==> flow/design.v <==
module sig_16_hw #(parameter K=16,DWIDTH=32,EXPONENT_WIDTH=8, BIAS=8'd127)(input [DWIDTH-1:0] x_in,input clk,start,rst,output reg valid, output [DWIDTH-1:0] y_out);
wire [EXPONENT_WIDTH-1:0] exp_wo_bias,exp_wo_bias_1st;									
wire [K-1:0] c_out;
wire [DWIDTH-1:0] rm_data,rm_pos_1,rm_neg_1;
wire [9:0] cmp_ip,c1_in2,c2_in2,c3_in2,c4_in2,c5_in2,c6_in2,c7_in2,c8_in2,c9_in2,c10_in2,c11_in2,c12_in2,c13_in2,c14_in2,c15_in2,c16_in2;			 
wire cmp_op;
reg x_gre_3,x_neg_pos,x_sp_case,x_sp_case_2nd;
reg x_neg_pos_1st,x_neg_pos_2nd;
reg x_gre_3_2nd;
reg ip_adder_ready;
wire x_gre_3_1st;
wire [$clog2(K)-1:0] pe_addr;
wire [1:0] sp_addr;
wire sp_case;
wire [DWIDTH-1:0] sp_data,rm_neg_calculate_data,rm_neg_data;
wire [EXPONENT_WIDTH+4:0] cmp_ip_1st;
wire [DWIDTH-1:0] rm_neg_05,rm_pos_05;
wire valid_sub_1st,valid_sub_2nd;
reg start_ip;
reg [DWIDTH-1:0] x;
parameter IDLE_WAIT=3'd0,START=3'd1,ADD_WAIT=3'd2,WAIT_1=3'd3,WAIT_2=3'd4,DONE=3'd5;
reg [2:0] present_state, next_state;
wire adder_rst;
assign exp_wo_bias_1st= (x[DWIDTH-2:DWIDTH-EXPONENT_WIDTH-1] - BIAS);							 
assign exp_wo_bias= exp_wo_bias_1st[EXPONENT_WIDTH-1]?(~(exp_wo_bias_1st)+1'b1):(exp_wo_bias_1st);		
assign cmp_ip_1st= exp_wo_bias_1st[EXPONENT_WIDTH-1]?({3'b000,{1'b1,x[DWIDTH-EXPONENT_WIDTH-2:DWIDTH-EXPONENT_WIDTH-11]}>>exp_wo_bias}):(({3'b001,x[DWIDTH-EXPONENT_WIDTH-2:DWIDTH-EXPONENT_WIDTH-11]})<<exp_wo_bias);																																																												  
assign cmp_ip = cmp_ip_1st[EXPONENT_WIDTH+4:3];
assign rm_pos_1=32'b00111111100000000000000000000000;
assign rm_neg_1=32'b00000000000000000000000000000000;
assign rm_neg_05=32'b10111111000000000000000000000000;  
assign rm_pos_05=32'b00111111000000000000000000000000;  
assign y_out=(valid)?(x_sp_case)?sp_data:(x_neg_pos)?(~x_gre_3)?rm_neg_data:rm_neg_1:(~x_gre_3)?rm_data:rm_pos_1:32'h00000000;	 
assign c1_in2 = 10'b0000100101;		 
assign c2_in2 = 10'b0001001010;		 
assign c3_in2 = 10'b0001110000;		 
assign c4_in2 = 10'b0010010101;		 
assign c5_in2 = 10'b0010111011;		 
assign c6_in2 = 10'b0011100000;		 
assign c7_in2 = 10'b0100000110;		 
assign c8_in2 = 10'b0100101011;		 
assign c9_in2 = 10'b0101010001;		 
assign c10_in2 = 10'b0101110111;	 
assign c11_in2 = 10'b0110011110;	 
assign c12_in2 = 10'b0111000101;	 
assign c13_in2 = 10'b0111101101;	 
assign c14_in2 = 10'b1000010111;	 
assign c15_in2 = 10'b1001000110;	 
assign c16_in2 = 10'b1010000000;	 
single_float_adder #(.DWIDTH(DWIDTH),.EXPONENT_WIDTH(EXPONENT_WIDTH),.BIAS(BIAS)) subtractor_neg_1st(.a(rm_data[DWIDTH-1:0]),.b(rm_neg_05),.clk(clk),.rst(adder_rst),.ip_ready(ip_adder_ready),.sum(rm_neg_calculate_data),.valid(valid_sub_1st));
single_float_adder #(.DWIDTH(DWIDTH),.EXPONENT_WIDTH(EXPONENT_WIDTH),.BIAS(BIAS)) subtractor_neg_2nd(.a(rm_pos_05),.b({1'b1,rm_neg_calculate_data[DWIDTH-2:0]}),.clk(clk),.rst(adder_rst),.ip_ready(valid_sub_1st),.sum(rm_neg_data),.valid(valid_sub_2nd));
special_cases #(.DWIDTH(DWIDTH),.EXPONENT_WIDTH(EXPONENT_WIDTH),.K_CLUSTER(K)) sp (.sp_case_in(x),.exp_wo_bias_1st(exp_wo_bias_1st),.exp_wo_bias(exp_wo_bias),.sp_case_clk(clk),.sp_case(sp_case),.sp_case_addr(sp_addr),.x_gre_3(x_gre_3_1st));
comparator #(.CWIDTH(10)) c1 (.c_in1(cmp_ip),.c_in2(c1_in2),.c_clk(clk),.c_rst(rst),.c_out(c_out[0]));
comparator #(.CWIDTH(10)) c2 (.c_in1(cmp_ip),.c_in2(c2_in2),.c_clk(clk),.c_rst(rst),.c_out(c_out[1]));		 
comparator #(.CWIDTH(10)) c3 (.c_in1(cmp_ip),.c_in2(c3_in2),.c_clk(clk),.c_rst(rst),.c_out(c_out[2]));
comparator #(.CWIDTH(10)) c4 (.c_in1(cmp_ip),.c_in2(c4_in2),.c_clk(clk),.c_rst(rst),.c_out(c_out[3]));
comparator #(.CWIDTH(10)) c5 (.c_in1(cmp_ip),.c_in2(c5_in2),.c_clk(clk),.c_rst(rst),.c_out(c_out[4]));
comparator #(.CWIDTH(10)) c6 (.c_in1(cmp_ip),.c_in2(c6_in2),.c_clk(clk),.c_rst(rst),.c_out(c_out[5]));
comparator #(.CWIDTH(10)) c7 (.c_in1(cmp_ip),.c_in2(c7_in2),.c_clk(clk),.c_rst(rst),.c_out(c_out[6]));
comparator #(.CWIDTH(10)) c8 (.c_in1(cmp_ip),.c_in2(c8_in2),.c_clk(clk),.c_rst(rst),.c_out(c_out[7]));
comparator #(.CWIDTH(10)) c9 (.c_in1(cmp_ip),.c_in2(c9_in2),.c_clk(clk),.c_rst(rst),.c_out(c_out[8]));
comparator #(.CWIDTH(10)) c10 (.c_in1(cmp_ip),.c_in2(c10_in2),.c_clk(clk),.c_rst(rst),.c_out(c_out[9]));
comparator #(.CWIDTH(10)) c11 (.c_in1(cmp_ip),.c_in2(c11_in2),.c_clk(clk),.c_rst(rst),.c_out(c_out[10]));
comparator #(.CWIDTH(10)) c12 (.c_in1(cmp_ip),.c_in2(c12_in2),.c_clk(clk),.c_rst(rst),.c_out(c_out[11]));
comparator #(.CWIDTH(10)) c13 (.c_in1(cmp_ip),.c_in2(c13_in2),.c_clk(clk),.c_rst(rst),.c_out(c_out[12]));
comparator #(.CWIDTH(10)) c14 (.c_in1(cmp_ip),.c_in2(c14_in2),.c_clk(clk),.c_rst(rst),.c_out(c_out[13]));
comparator #(.CWIDTH(10)) c15 (.c_in1(cmp_ip),.c_in2(c15_in2),.c_clk(clk),.c_rst(rst),.c_out(c_out[14]));
comparator #(.CWIDTH(10)) c16 (.c_in1(cmp_ip),.c_in2(c16_in2),.c_clk(clk),.c_rst(rst),.c_out(c_out[15]));
priority_encoder #(.K_CLUSTER(K)) pe (.pe_in(c_out),.pe_out(pe_addr));		 
mem_rom_data #(.K_CLUSTER(K),.DWIDTH(DWIDTH)) rm (.rm_addr(pe_addr),.rm_clk(clk),.rm_rst(rst),.rm_data(rm_data));		 
mem_rom_sp_case #(.K_CLUSTER(K),.DWIDTH(DWIDTH)) mrsp (.sp_addr(sp_addr),.sp_clk(clk),.sp_case(sp_case),.sp_data(sp_data));
always@(posedge clk)
begin
if(rst)
	begin start_ip<=1'b0;  end
else
	begin  start_ip<=start;
	if(start)
		x<=x_in;
	end
end
always @(posedge clk)
begin
if(rst)
	begin x_neg_pos_1st<=1'b0; end
else
	begin  x_neg_pos_1st<=x[31]; end
end
always @(posedge clk)
begin
if(rst)
	begin  x_neg_pos_2nd<=1'b0;  x_sp_case_2nd<=1'b0; x_gre_3_2nd<=1'b0; end
else
	begin  x_neg_pos_2nd<=x_neg_pos_1st;  x_sp_case_2nd<=sp_case; x_gre_3_2nd<=x_gre_3_1st;  end
end
always @(posedge clk)
begin
if(rst)
	begin x_neg_pos<=1'b0;  x_sp_case<=1'b0; x_gre_3<=1'b0; end
else
	begin x_neg_pos<=x_neg_pos_2nd; x_sp_case<=x_sp_case_2nd; x_gre_3<=x_gre_3_2nd;end
end
always@(*)
begin
if(rst)
	ip_adder_ready=1'b0;
else
	ip_adder_ready=(present_state==START && start_ip)?(x_sp_case)?0:(x_neg_pos)?(~x_gre_3)?1:0:0:0 ;
end
always @(posedge clk)
begin
if(rst)
	present_state<=0;
else
	present_state<=next_state;
end
assign adder_rst = rst | (present_state==IDLE_WAIT);	 
always @(*)
begin
	case(present_state)
	IDLE_WAIT:begin if(start_ip) begin valid=0; next_state=WAIT_1; end
					else begin valid=0; next_state=IDLE_WAIT; end
			end
	WAIT_1:begin if(!start_ip) begin valid=0; next_state=IDLE_WAIT; end
				else begin valid=0; next_state=WAIT_2; end
		end
	WAIT_2:begin if(!start_ip) begin valid=0; next_state=IDLE_WAIT; end
				else begin valid=0; next_state=START; end
		end
	START:begin if(!start_ip) begin valid=0; next_state=IDLE_WAIT; end
				else if(x_sp_case) begin valid=1; next_state=DONE; end
				else if(x_gre_3) begin valid=1; next_state=DONE; end
				else if(!x_neg_pos) begin valid=1; next_state=DONE; end
				else begin valid=0; next_state=ADD_WAIT; end
		end
	ADD_WAIT:begin if(!start_ip) begin valid=0; next_state=IDLE_WAIT; end
			else if(valid_sub_2nd)begin valid=1; next_state=DONE; end
			else begin valid=0; next_state=ADD_WAIT; end
		end
	DONE:begin if(!start_ip) begin valid=0; next_state=IDLE_WAIT; end
			else begin valid=0; next_state=DONE; end
		end
	default:begin valid=0; next_state=IDLE_WAIT; end
	endcase
end
endmodule
module comparator #(parameter CWIDTH=6)(input [CWIDTH-1:0] c_in1,c_in2, input c_clk,c_rst, output reg c_out);
always @ (posedge c_clk)
begin
if(c_rst)
	c_out <= 0;
else if(c_in1<c_in2)						 
	c_out <= 1;
else
	c_out <= 0;
end
endmodule
module priority_encoder #(parameter K_CLUSTER=4)(input [K_CLUSTER-1:0] pe_in, output reg [$clog2(K_CLUSTER)-1:0] pe_out);
always@(*)
begin
casex(pe_in)
	16'bxxxxxxxxxxxxxxx1: pe_out=4'b0000;
	16'bxxxxxxxxxxxxxx10: pe_out=4'b0001;					 
	16'bxxxxxxxxxxxxx100: pe_out=4'b0010;
	16'bxxxxxxxxxxxx1000: pe_out=4'b0011;
	16'bxxxxxxxxxxx10000: pe_out=4'b0100;	
	16'bxxxxxxxxxx100000: pe_out=4'b0101;
	16'bxxxxxxxxx1000000: pe_out=4'b0110;
	16'bxxxxxxxx10000000: pe_out=4'b0111;
	16'bxxxxxxx100000000: pe_out=4'b1000;
	16'bxxxxxx1000000000: pe_out=4'b1001;
	16'bxxxxx10000000000: pe_out=4'b1010;
	16'bxxxx100000000000: pe_out=4'b1011;
	16'bxxx1000000000000: pe_out=4'b1100;
	16'bxx10000000000000: pe_out=4'b1101;
	16'bx100000000000000: pe_out=4'b1110;
	16'b1000000000000000: pe_out=4'b1111;
	default: pe_out=4'b1111;
endcase
end
endmodule
module mem_rom_data #(parameter K_CLUSTER=4,DWIDTH=32)(input [$clog2(K_CLUSTER)-1:0] rm_addr, input rm_clk, rm_rst, output reg [DWIDTH-1:0] rm_data);
	always @(posedge rm_clk)
	begin
	if(rm_rst)
		rm_data <= 0;
	else
		case(rm_addr)
			4'b0000: rm_data<=32'b00111111000010010101010010101110;	 
			4'b0001: rm_data<=32'b00111111000110111001100100011001;	 
			4'b0010: rm_data<=32'b00111111001011001100000001001101;	 
			4'b0011: rm_data<=32'b00111111001111000011111000101001;	 
			4'b0100: rm_data<=32'b00111111010010011100000101100000;	 
			4'b0101: rm_data<=32'b00111111010101010011000101000100;	 
			4'b0110: rm_data<=32'b00111111010111101010000111110000;	 
			4'b0111: rm_data<=32'b00111111011001100100001111001001;	 
			4'b1000: rm_data<=32'b00111111011011000101010010111110;  
			4'b1001: rm_data<=32'b00111111011100010001011000000000;  
			4'b1010: rm_data<=32'b00111111011101001100010101111000;  
			4'b1011: rm_data<=32'b00111111011101111001101100001010;  
			4'b1100: rm_data<=32'b00111111011110011100011110101001;  
			4'b1101: rm_data<=32'b00111111011110110111010100110001;  
			4'b1110: rm_data<=32'b00111111011111001100011010001000;  
			4'b1111: rm_data<=32'b00111111011111011101011101101100;  
		endcase
	end
endmodule
module special_cases #(parameter DWIDTH=32,EXPONENT_WIDTH=8,K_CLUSTER=4)(input [DWIDTH-1:0] sp_case_in,input [EXPONENT_WIDTH-1:0] exp_wo_bias,exp_wo_bias_1st,input sp_case_clk, output reg [1:0] sp_case_addr, output reg sp_case,x_gre_3);
always@(posedge sp_case_clk)
begin
if(sp_case_in[DWIDTH-2:DWIDTH-EXPONENT_WIDTH-1]==0 && sp_case_in[DWIDTH-EXPONENT_WIDTH-2:0]==0)
	begin
	x_gre_3<=0;
	sp_case<=1; 							 
	sp_case_addr<=2'b00;
	end
else if(sp_case_in[DWIDTH-2:DWIDTH-EXPONENT_WIDTH-1]==255 && sp_case_in[DWIDTH-EXPONENT_WIDTH-2:0]==0 && sp_case_in[DWIDTH-1]==0)
	begin
	x_gre_3<=0;
	sp_case<=1;							 
	sp_case_addr<=2'b01;
	end
else if(sp_case_in[DWIDTH-2:DWIDTH-EXPONENT_WIDTH-1]==255 && sp_case_in[DWIDTH-EXPONENT_WIDTH-2:0]==0 && sp_case_in[DWIDTH-1]==1)
	begin
	x_gre_3<=0;
	sp_case<=1;							 
	sp_case_addr<=2'b10;
	end
else if(sp_case_in[DWIDTH-2:DWIDTH-EXPONENT_WIDTH-1]==0 && sp_case_in[DWIDTH-EXPONENT_WIDTH-2:0]!=0)	
	begin
	x_gre_3<=0;
	sp_case<=1;							 
	sp_case_addr<=2'b00;
	end
else if(sp_case_in[DWIDTH-2:DWIDTH-EXPONENT_WIDTH-1]==255 && sp_case_in[DWIDTH-EXPONENT_WIDTH-2:0]!=0)
	begin
	x_gre_3<=0;
	sp_case<=1;							 
	sp_case_addr<=2'b11;
	end	
else if(exp_wo_bias_1st[EXPONENT_WIDTH-1]==1)
	begin
	x_gre_3<=0;
	sp_case<=0;
	sp_case_addr<=2'b00;
	end
else if(exp_wo_bias==2 && sp_case_in[DWIDTH-EXPONENT_WIDTH-2:0]>=2097152  || exp_wo_bias>=3)	 
	begin																	 
	x_gre_3<=1;
	sp_case<=0;
	sp_case_addr<=2'b00;
	end
else 
	begin
	x_gre_3<=0;
	sp_case<=0;
	sp_case_addr<=2'b00;
	end
end
endmodule
module mem_rom_sp_case #(parameter K_CLUSTER=4,DWIDTH=32)(input [1:0] sp_addr, input sp_clk, sp_case, output reg [DWIDTH-1:0] sp_data);
	always @(posedge sp_clk)
	begin
	if(!sp_case)
		sp_data <= 0;						 
	else
		case(sp_addr)
			2'b00: sp_data<=32'b00111111000000000000000000000000;				 
			2'b01: sp_data<=32'b00111111100000000000000000000000;				 
			2'b10: sp_data<=32'b00000000000000000000000000000000;				 
			2'b11: sp_data<=32'h7fc00000;				 
		endcase
	end
endmodule
module single_float_adder #(parameter DWIDTH=32,EXPONENT_WIDTH=8,BIAS=8'd127)(input [DWIDTH-1:0]a,b,input ip_ready,rst,clk,output reg valid, output [DWIDTH-1:0]sum);
reg a_sign,b_sign;
reg [EXPONENT_WIDTH-1:0] a_exp,b_exp;
reg [DWIDTH-EXPONENT_WIDTH-1:0] a_mantissa,b_mantissa;	 
reg [EXPONENT_WIDTH:0] sub_exp;
reg [EXPONENT_WIDTH-1:0] abs_diff;
reg [DWIDTH-EXPONENT_WIDTH:0] sum_mantissa_add_sub;					
reg [DWIDTH-EXPONENT_WIDTH-1:0] a_mantissa_shift,b_mantissa_shift;	 
reg final_sign,next_sign;															
reg [EXPONENT_WIDTH-1:0] final_exp,next_exp;
reg [DWIDTH-EXPONENT_WIDTH:0] final_mantissa,next_mantissa;
reg valid_sig;
reg [1:0] PS,NS;
parameter IDLE=2'b00;
parameter ADD=2'b01;
parameter NORMALIZE=2'b10;
wire sub_borrow,sum_carry;
assign sum= {final_sign,final_exp,final_mantissa[22:0]};
assign sub_borrow = sum_mantissa_add_sub[24] & (a_sign ^ b_sign);	 
assign sum_carry = final_mantissa[24] & !(a_sign^b_sign);
always@(posedge clk)
begin
	if(PS==IDLE)
		begin
		a_sign<=a[DWIDTH-1];
		b_sign<=b[DWIDTH-1];
		a_exp<=a[DWIDTH-2:DWIDTH-EXPONENT_WIDTH-1];			 
		b_exp<=b[DWIDTH-2:DWIDTH-EXPONENT_WIDTH-1];
		a_mantissa<={1'b1,a[DWIDTH-EXPONENT_WIDTH-2:0]};
		b_mantissa<={1'b1,b[DWIDTH-EXPONENT_WIDTH-2:0]};
		end
end
always@(posedge clk)
begin
	if(rst)
		begin
			final_exp<=0;
			final_sign<=0;
			final_mantissa<=0;
			valid<=0;
			PS<= 0;
		end
	else
		begin
			PS<=NS;
			final_exp<= next_exp;
			final_sign <= next_sign;
			final_mantissa<= next_mantissa;
			valid <= valid_sig;
		end
end
always @(*)
begin
sub_exp=0;
abs_diff=0;
a_mantissa_shift=0;
b_mantissa_shift=0;
next_exp=0;
sum_mantissa_add_sub=0;
next_mantissa=0;
next_sign=0;
valid_sig=0;
NS=IDLE;
case(PS)
IDLE:begin
		valid_sig=0;
		NS=(ip_ready)?ADD:IDLE;
	end
ADD:begin
		sub_exp =  a_exp-b_exp;				 
		abs_diff = sub_exp[EXPONENT_WIDTH]?~(sub_exp[EXPONENT_WIDTH-1:0])+1'b1:sub_exp[EXPONENT_WIDTH-1:0];	 
		a_mantissa_shift = sub_exp[EXPONENT_WIDTH]?a_mantissa >> abs_diff: a_mantissa;		 
		b_mantissa_shift = sub_exp[EXPONENT_WIDTH]?b_mantissa : b_mantissa >> abs_diff;
		next_exp = sub_exp[EXPONENT_WIDTH] ? b_exp:a_exp;			 
		sum_mantissa_add_sub=!(a_sign^b_sign)?a_mantissa_shift+b_mantissa_shift:(a_sign)?b_mantissa_shift-a_mantissa_shift:(b_sign)?a_mantissa_shift-b_mantissa_shift:0;  
		next_mantissa=(sub_borrow) ? ~(sum_mantissa_add_sub)+1'b1 : sum_mantissa_add_sub;	 
		next_sign = ((a_sign & b_sign) || sub_borrow);	 
		valid_sig=0;
		NS=NORMALIZE;
	end
NORMALIZE:begin
			next_exp= final_mantissa[23]? final_exp:(sum_carry)? final_exp+1'b1:final_exp-1'b1;
			next_mantissa=final_mantissa[23]?final_mantissa:(sum_carry)?final_mantissa>>1:final_mantissa<<1;
			valid_sig=final_mantissa[23]?1:0;
			NS = final_mantissa[23]?IDLE:NORMALIZE;
		end
default:begin
		valid_sig=0;
		NS=IDLE;
	end
endcase
end
endmodule
From RTL to reports: sig_16_hw

The steps from the RTL of sig_16_hw to its reports follow in flow order.
Line numbers count from 1 in the design file above.
Cell names lack the library's common part.
The mark -- stands for no value.

Top: sig_16_hw
Clock port: clk
Cell library: sky130hd
Timing corner: tt_025C_1v80

Word-level counts

Yosys after proc, flatten, opt, wreduce and memory -nomap, before mapping. Memory bits, and registers merged into a memory's read port (data or address), are not among the register bits. Print and check cells are not counted. Equal cells are merged and count once.
Yosys's memory passes give these memory sizes; they may raise the number of words (mostly to a power of two), join words into wider ones and drop unused or constant bits.

Add/sub/neg operators: 14
Order comparisons: 17
Equal/unequal tests: 30
Shifts and indexed selects: 6
Muxes and demuxes: 84
Bitwise logic cells: 14
Reductions and logical operators: 23

Operator list:

| kind                                                         | number |
| 2-to-1 mux 24 bit                                            | 7 |
| 2-to-1 mux 32 bit                                            | 5 |
| parallel mux 32 bit (select 4 bit)                           | 1 |
| 2-to-1 mux 25 bit                                            | 5 |
| < comparator 10 x 9 -> 1 bit with constant B                 | 7 |
| 2-to-1 mux 8 bit                                             | 8 |
| parallel mux 4 bit (select 15 bit)                           | 1 |
| subtractor 24 x 24 -> 25 bit                                 | 2 |
| parallel mux 25 bit (select 2 bit)                           | 1 |
| >> shifter 24 x 8 -> 24 bit                                  | 2 |
| >> shifter 24 x 8 -> 24 bit with constant A                  | 2 |
| parallel mux 24 bit (select 2 bit)                           | 1 |
| 2-to-1 mux 1 bit                                             | 34 |
| adder 8 x 1 -> 8 bit with constant B                         | 4 |
| parallel mux 8 bit (select 2 bit)                            | 2 |
| < comparator 10 x 8 -> 1 bit with constant B                 | 3 |
| adder 24 x 24 -> 25 bit                                      | 1 |
| adder 25 x 1 -> 25 bit with constant B                       | 1 |
| inverter 25 bit                                              | 1 |
| adder 24 x 1 -> 24 bit with constant B                       | 1 |
| inverter 24 bit                                              | 1 |
| inverter 8 bit                                               | 3 |
| 2-to-1 mux 3 bit                                             | 8 |
| greater-or-equal comparator 23 x 22 -> 1 bit with constant B | 1 |
| zero test 23 bit                                             | 1 |
| nonzero test 23 bit                                          | 1 |
| < comparator 10 bit with constant B                          | 2 |
| < comparator 10 x 7 -> 1 bit with constant B                 | 2 |

Not listed: further kinds 44, cells in them 80.

Register bits after elaboration: 261
Memory bits (read-only): 368
Word width x clocked read ports: 23
Memories kept: 1
Output and inout port bits: 33
Cells after elaboration: 236

Memory list:

| memory           | depth | bits a word | rd ports | wr ports | RTL line | RTL |
| (name not given) | 16    | 23          | 1        | 0        | 187      | `case(rm_addr)` |

Depth

Yosys ltp: most cells in a row. Word level: on the elaborated netlist, between registers, memories and ports. Mapped: between sequential cells and ports; inverters and the memories' decode and read muxes count.

Depth in word-level cells: 12
ABC_AREA: 0
Gate-level depth with buffers: 27

Mapped cells and area

Yosys stat after the flow's synthesis: flattened, memories mapped to cells. It holds for the ABC_AREA given above (unset counts as 0); a run with the other value may have another netlist.
Totals and module areas in this step are rounded.

Cell count: 1,860
Mapped area: 15,400 um^2
Sequential area: 5,280 um^2
Flip-flop cells: 220
Buffers: 116

Cell types:

| type     | number | total area (um^2) |
| dfxtp_1  | 133    | 2.66E+03 |
| edfxtp_1 | 87     | 2.61E+03 |
| a21oi_1  | 145    | 725.696 |
| o21ai_0  | 135    | 675.648 |
| mux2i_1  | 64     | 640.614 |
| nor2_1   | 164    | 615.59 |
| ha_1     | 49     | 613.088 |
| nand2_1  | 147    | 551.779 |
| xnor2_1  | 57     | 499.229 |
| clkbuf_1 | 91     | 341.578 |
| nor2b_1  | 48     | 300.288 |
| nand3_1  | 55     | 275.264 |
| nor3_1   | 55     | 275.264 |
| a22oi_1  | 36     | 270.259 |
| a211oi_1 | 30     | 225.216 |
| xor2_1   | 22     | 192.685 |
| inv_1    | 51     | 191.434 |
| o21a_1   | 23     | 172.666 |

Not listed: further types 81, cells in them 468.
By module: a second synthesis without flattening, with its own total; a netlist apart from the flattened one above.

Cells (unflattened synthesis): 4,171
Area (unflattened synthesis): 33,500 um^2

Rows give one instance, submodules left out.

Modules:

| module                          | times used | cells | area (um^2) |
| single_float_adder              | 2          | 1,502 | 11,900 |
| comparator (CWIDTH=10)          | 16         | 33    | 260 |
| sig_16_hw                       | 1          | 420   | 3,600 |
| mem_rom_data                    | 1          | 132   | 1,190 |
| mem_rom_sp_case                 | 1          | 37    | 308 |
| special_cases                   | 1          | 25    | 226 |
| priority_encoder (K_CLUSTER=16) | 1          | 25    | 146 |

Timing after synthesis

OpenSTA on the mapped netlist: ideal clock, no wires. The path of least setup slack (recovery checks aside). Input and output delay are each 20% of the period. Register names are those of the netlist, which keeps one name where synthesis merged equal registers.

Path kind: register -> register
Start point: register subtractor_neg_2nd.b_exp[0]
End point: register subtractor_neg_2nd.final_mantissa[23]
Period: 10,000 ps
Setup time: 124 ps
Launch time at the first pin: 0 ps
Arrival time: 5,541 ps
Setup slack: 4,336 ps
Path delay: 5,665 ps
Stages on the path: 22
Buffers on the path: 3
Synthesis period reached: 5,664 ps

"path delay" is the arrival time less input delay plus setup time.
"stages on the path" counts driving pins, that of a launching flip-flop among them; a cell with two outputs on the path counts twice.
"synthesis period reached" = period - worst setup slack (recovery checks aside). The figure is calculated, with input and output delays left at 20% of the set period.
Between the ends stands the longest chain of elaborated cells between them, by number of cells; it is not shown to be the way that was timed. Of several equally long chains one is given.
Each line given opens the expression or statement behind the cell; cells for indexed reads and writes are added by Yosys, which also makes memories of some case tables.

Cell sequence: edfxtp_1 -> clkinv_1 -> ha_1 -> buf_1 -> buf_1 -> clkbuf_1 -> nand3b_1 -> o22ai_1 -> a22oi_1 -> o21ai_0 -> a221oi_1 -> ha_1 -> nor2b_1 -> o2111ai_1 -> a21oi_1 -> or2_2 -> a211o_1 -> a211oi_1 -> nand4_1 -> o41ai_1 -> xnor2_1 -> o22ai_1
Cells in the longest elaborated chain: 11
Elaborated cells on any way between the ends: 14
Source lines of those cells: 7

Ends and longest elaborated chain, after synthesis:

| element                            | RTL line | RTL |
| from (decl)                        | 276      | `reg [EXPONENT_WIDTH-1:0] a_exp,b_exp;` |
| from (assign)                      | 301      | `b_exp<=b[DWIDTH-2:DWIDTH-EXPONENT_WIDTH-1];` |
| subtractor 7 x 8 -> 9 bit          | 343      | `sub_exp = a_exp-b_exp;` |
| inverter 8 bit                     | 344      | `abs_diff = sub_exp[EXPONENT_WIDTH]?~(sub_exp[EXPONENT_WIDTH-1:0])+1'b1:sub_exp[EXPONENT_WIDTH-1:0];` |
| adder 8 x 1 -> 8 bit               | 344      |  |
| 2-to-1 mux 8 bit                   | 344      |  |
| >> shifter 24 x 8 -> 24 bit        | 345      | `a_mantissa_shift = sub_exp[EXPONENT_WIDTH]?a_mantissa >> abs_diff: a_mantissa;` |
| 2-to-1 mux 24 bit                  | 345      |  |
| subtractor 24 x 24 -> 25 bit       | 348      | `sum_mantissa_add_sub=!(a_sign^b_sign)?a_mantissa_shift+b_mantissa_shift:(a_sign)?b_mantissa_shift-a_mantissa_s ...` |
| inverter 24 bit                    | 349      | `next_mantissa=(sub_borrow) ? ~(sum_mantissa_add_sub)+1'b1 : sum_mantissa_add_sub;` |
| adder 24 x 1 -> 24 bit             | 349      |  |
| 2-to-1 mux 24 bit                  | 349      |  |
| parallel mux 24 bit (select 2 bit) | 337      | `case(PS)` |
| to (assign)                        | 312      | `final_mantissa<=0;` |
| to (assign)                        | 321      | `final_mantissa<= next_mantissa;` |
| to (decl)                          | 284      | `reg [DWIDTH-EXPONENT_WIDTH:0] final_mantissa,next_mantissa;` |

Path in the finished layout

From the final timing report of entry A: the path of least setup slack in the routed layout; clock arrival at registers is part of the times.
The path's times are printed in steps of 10 ps; the period is the one set.

Path kind: register -> register
Start point: register subtractor_neg_2nd.b_exp[1]
End point: register subtractor_neg_2nd.final_mantissa[19]
Period: 7,910 ps
Setup time: 110 ps
Launch time at the first pin: 520 ps
Arrival time: 7,160 ps
Setup slack: 1,180 ps
Stages on the path: 25
Buffers on the path: 2

Between the ends stands the longest chain of elaborated cells between them, by number of cells; it is not shown to be the way that was timed. Of several equally long chains one is given.

Cell sequence: edfxtp_1 -> ha_1 -> nand3_1 -> o21a_1 -> buf_4 -> nor2_1 -> xnor2_2 -> buf_4 -> mux4_2 -> a21oi_1 -> nor4_1 -> a211o_1 -> and3_1 -> a21oi_1 -> ha_1 -> a21oi_1 -> o2bb2ai_1 -> a221o_1 -> nor3_1 -> o211ai_1 -> a311oi_1 -> and2_1 -> a41oi_2 -> xnor2_1 -> o32ai_2
Cells in the longest elaborated chain: 11
Elaborated cells on any way between the ends: 14
Source lines of those cells: 7

Ends and longest elaborated chain, post-layout:

| element                            | RTL line | RTL |
| from (decl)                        | 276      | `reg [EXPONENT_WIDTH-1:0] a_exp,b_exp;` |
| from (assign)                      | 301      | `b_exp<=b[DWIDTH-2:DWIDTH-EXPONENT_WIDTH-1];` |
| subtractor 7 x 8 -> 9 bit          | 343      | `sub_exp = a_exp-b_exp;` |
| inverter 8 bit                     | 344      | `abs_diff = sub_exp[EXPONENT_WIDTH]?~(sub_exp[EXPONENT_WIDTH-1:0])+1'b1:sub_exp[EXPONENT_WIDTH-1:0];` |
| adder 8 x 1 -> 8 bit               | 344      |  |
| 2-to-1 mux 8 bit                   | 344      |  |
| >> shifter 24 x 8 -> 24 bit        | 345      | `a_mantissa_shift = sub_exp[EXPONENT_WIDTH]?a_mantissa >> abs_diff: a_mantissa;` |
| 2-to-1 mux 24 bit                  | 345      |  |
| subtractor 24 x 24 -> 25 bit       | 348      | `sum_mantissa_add_sub=!(a_sign^b_sign)?a_mantissa_shift+b_mantissa_shift:(a_sign)?b_mantissa_shift-a_mantissa_s ...` |
| inverter 24 bit                    | 349      | `next_mantissa=(sub_borrow) ? ~(sum_mantissa_add_sub)+1'b1 : sum_mantissa_add_sub;` |
| adder 24 x 1 -> 24 bit             | 349      |  |
| 2-to-1 mux 24 bit                  | 349      |  |
| parallel mux 24 bit (select 2 bit) | 337      | `case(PS)` |
| to (assign)                        | 312      | `final_mantissa<=0;` |
| to (assign)                        | 321      | `final_mantissa<= next_mantissa;` |
| to (decl)                          | 284      | `reg [DWIDTH-EXPONENT_WIDTH:0] final_mantissa,next_mantissa;` |

Wiki page: sig_16_hw / flow data

sig_16_hw through Yosys and OpenROAD on sky130hd: 6 stored runs, unordered, with their settings and measured results. The constraints put input and output delay at 20% of the set period each and load the outputs with 0.01 pF.
"achieved clock period" is the run's clock period less its worst setup slack. It is reckoned from that one timing run; input and output delays stay at 20% of the period that was set.
"allowed time less slack (worst setup path)" means the part of the period allowed to the worst setup path (the constraints hold back 20% at inputs and 20% at outputs) less its slack; where the path has registers, the arrival times of their clocks count too.
By "total design power" is meant OpenSTA's value without simulated activity: inputs other than the clock are taken to toggle once in ten clock periods, and the tool carries that through the logic.
"allowed time less slack (worst setup path)" is given in steps of 10 ps.
Results are given in rounded form.
A setting shown as - is not set for that run.
A result given as - is not shown for that run.

| name                                            | entry A              | entry B | entry C              | entry D              | entry E              | entry F              |
| CORE_UTILIZATION                                | 40                   | 52      | 40                   | 23                   | 30                   | 33                   |
| PLACE_DENSITY                                   | 0.6                  | -       | 0.6                  | -                    | 0.6                  | -                    |
| period_ns                                       | 7.91                 | 10.0    | 10.0                 | 9.55                 | 7.91                 | 10.0                 |
| CAP_MARGIN                                      | 20                   | 0       | 0                    | 30                   | 20                   | 0                    |
| CORE_MARGIN                                     | 2                    | 2       | 2                    | 2                    | 2                    | 2                    |
| SLEW_MARGIN                                     | 20                   | 25      | 15                   | 30                   | 20                   | 20                   |
| ABC_AREA                                        | -                    | 1       | -                    | -                    | -                    | 0                    |
| CELL_PAD_IN_SITES_DETAIL_PLACEMENT              | -                    | 2       | 0                    | -                    | -                    | -                    |
| CELL_PAD_IN_SITES_GLOBAL_PLACEMENT              | -                    | 2       | 2                    | 3                    | -                    | -                    |
| CTS_CLUSTER_SIZE                                | -                    | 61      | -                    | -                    | -                    | -                    |
| GPL_ROUTABILITY_DRIVEN                          | -                    | 0       | 0                    | -                    | -                    | 1                    |
| MAX_ROUTING_LAYER                               | -                    | met4    | -                    | -                    | -                    | met5                 |
| MIN_ROUTING_LAYER                               | -                    | met2    | met2                 | met1                 | -                    | met2                 |
| PLACE_DENSITY_LB_ADDON                          | -                    | 0.24    | -                    | -                    | -                    | 0.17                 |
| SETUP_SLACK_MARGIN                              | -                    | 0.27    | -                    | -0.73                | -                    | -                    |
| TNS_END_PERCENT                                 | -                    | 20      | -                    | 85                   | -                    | -                    |
| CORE_ASPECT_RATIO                               | -                    | -       | -                    | -                    | -                    | 0.72                 |
| CTS_CLUSTER_DIAMETER                            | -                    | -       | -                    | -                    | -                    | 191                  |
| GPL_TIMING_DRIVEN                               | -                    | -       | -                    | -                    | -                    | 1                    |
| HOLD_SLACK_MARGIN                               | -                    | -       | -                    | -                    | -                    | 0.07                 |
| synthesized cell area (um^2)                    | 15,400               | -       | 15,400               | 15,400               | 15,400               | 15,400               |
| post-layout utilization (%)                     | 45.6                 | -       | 45.6                 | 27.0                 | 34.4                 | 37.5                 |
| area of the die (um^2)                          | 40,200               | -       | 40,200               | 69,200               | 53,300               | 48,500               |
| sum of negative setup slack (ps)                | 0                    | -       | 0                    | 0                    | 0                    | 0                    |
| total design power (mW)                         | 2.78                 | -       | 2.27                 | 2.51                 | 2.91                 | 2.29                 |
| worst hold slack (ps)                           | 427                  | -       | 428                  | 425                  | 424                  | 426                  |
| achieved clock period (ps)                      | 6,734                | -       | 7,389                | 7,870                | 6,641                | 8,752                |
| setup slack of the worst path (ps)              | 1,180                | -       | 2,610                | 1,680                | 1,270                | 1,250                |
| std-cell area (final layout) (um^2)             | 17,300               | -       | 17,300               | 17,900               | 17,600               | 17,400               |
| allowed time less slack (worst setup path) (ps) | 6,730                | -       | 7,390                | 7,870                | 6,640                | 8,750                |
| worst setup path kind                           | register -> register | -       | register -> register | register -> register | register -> register | register -> register |

Entry B: not finished: placement ended with error FLW-0024
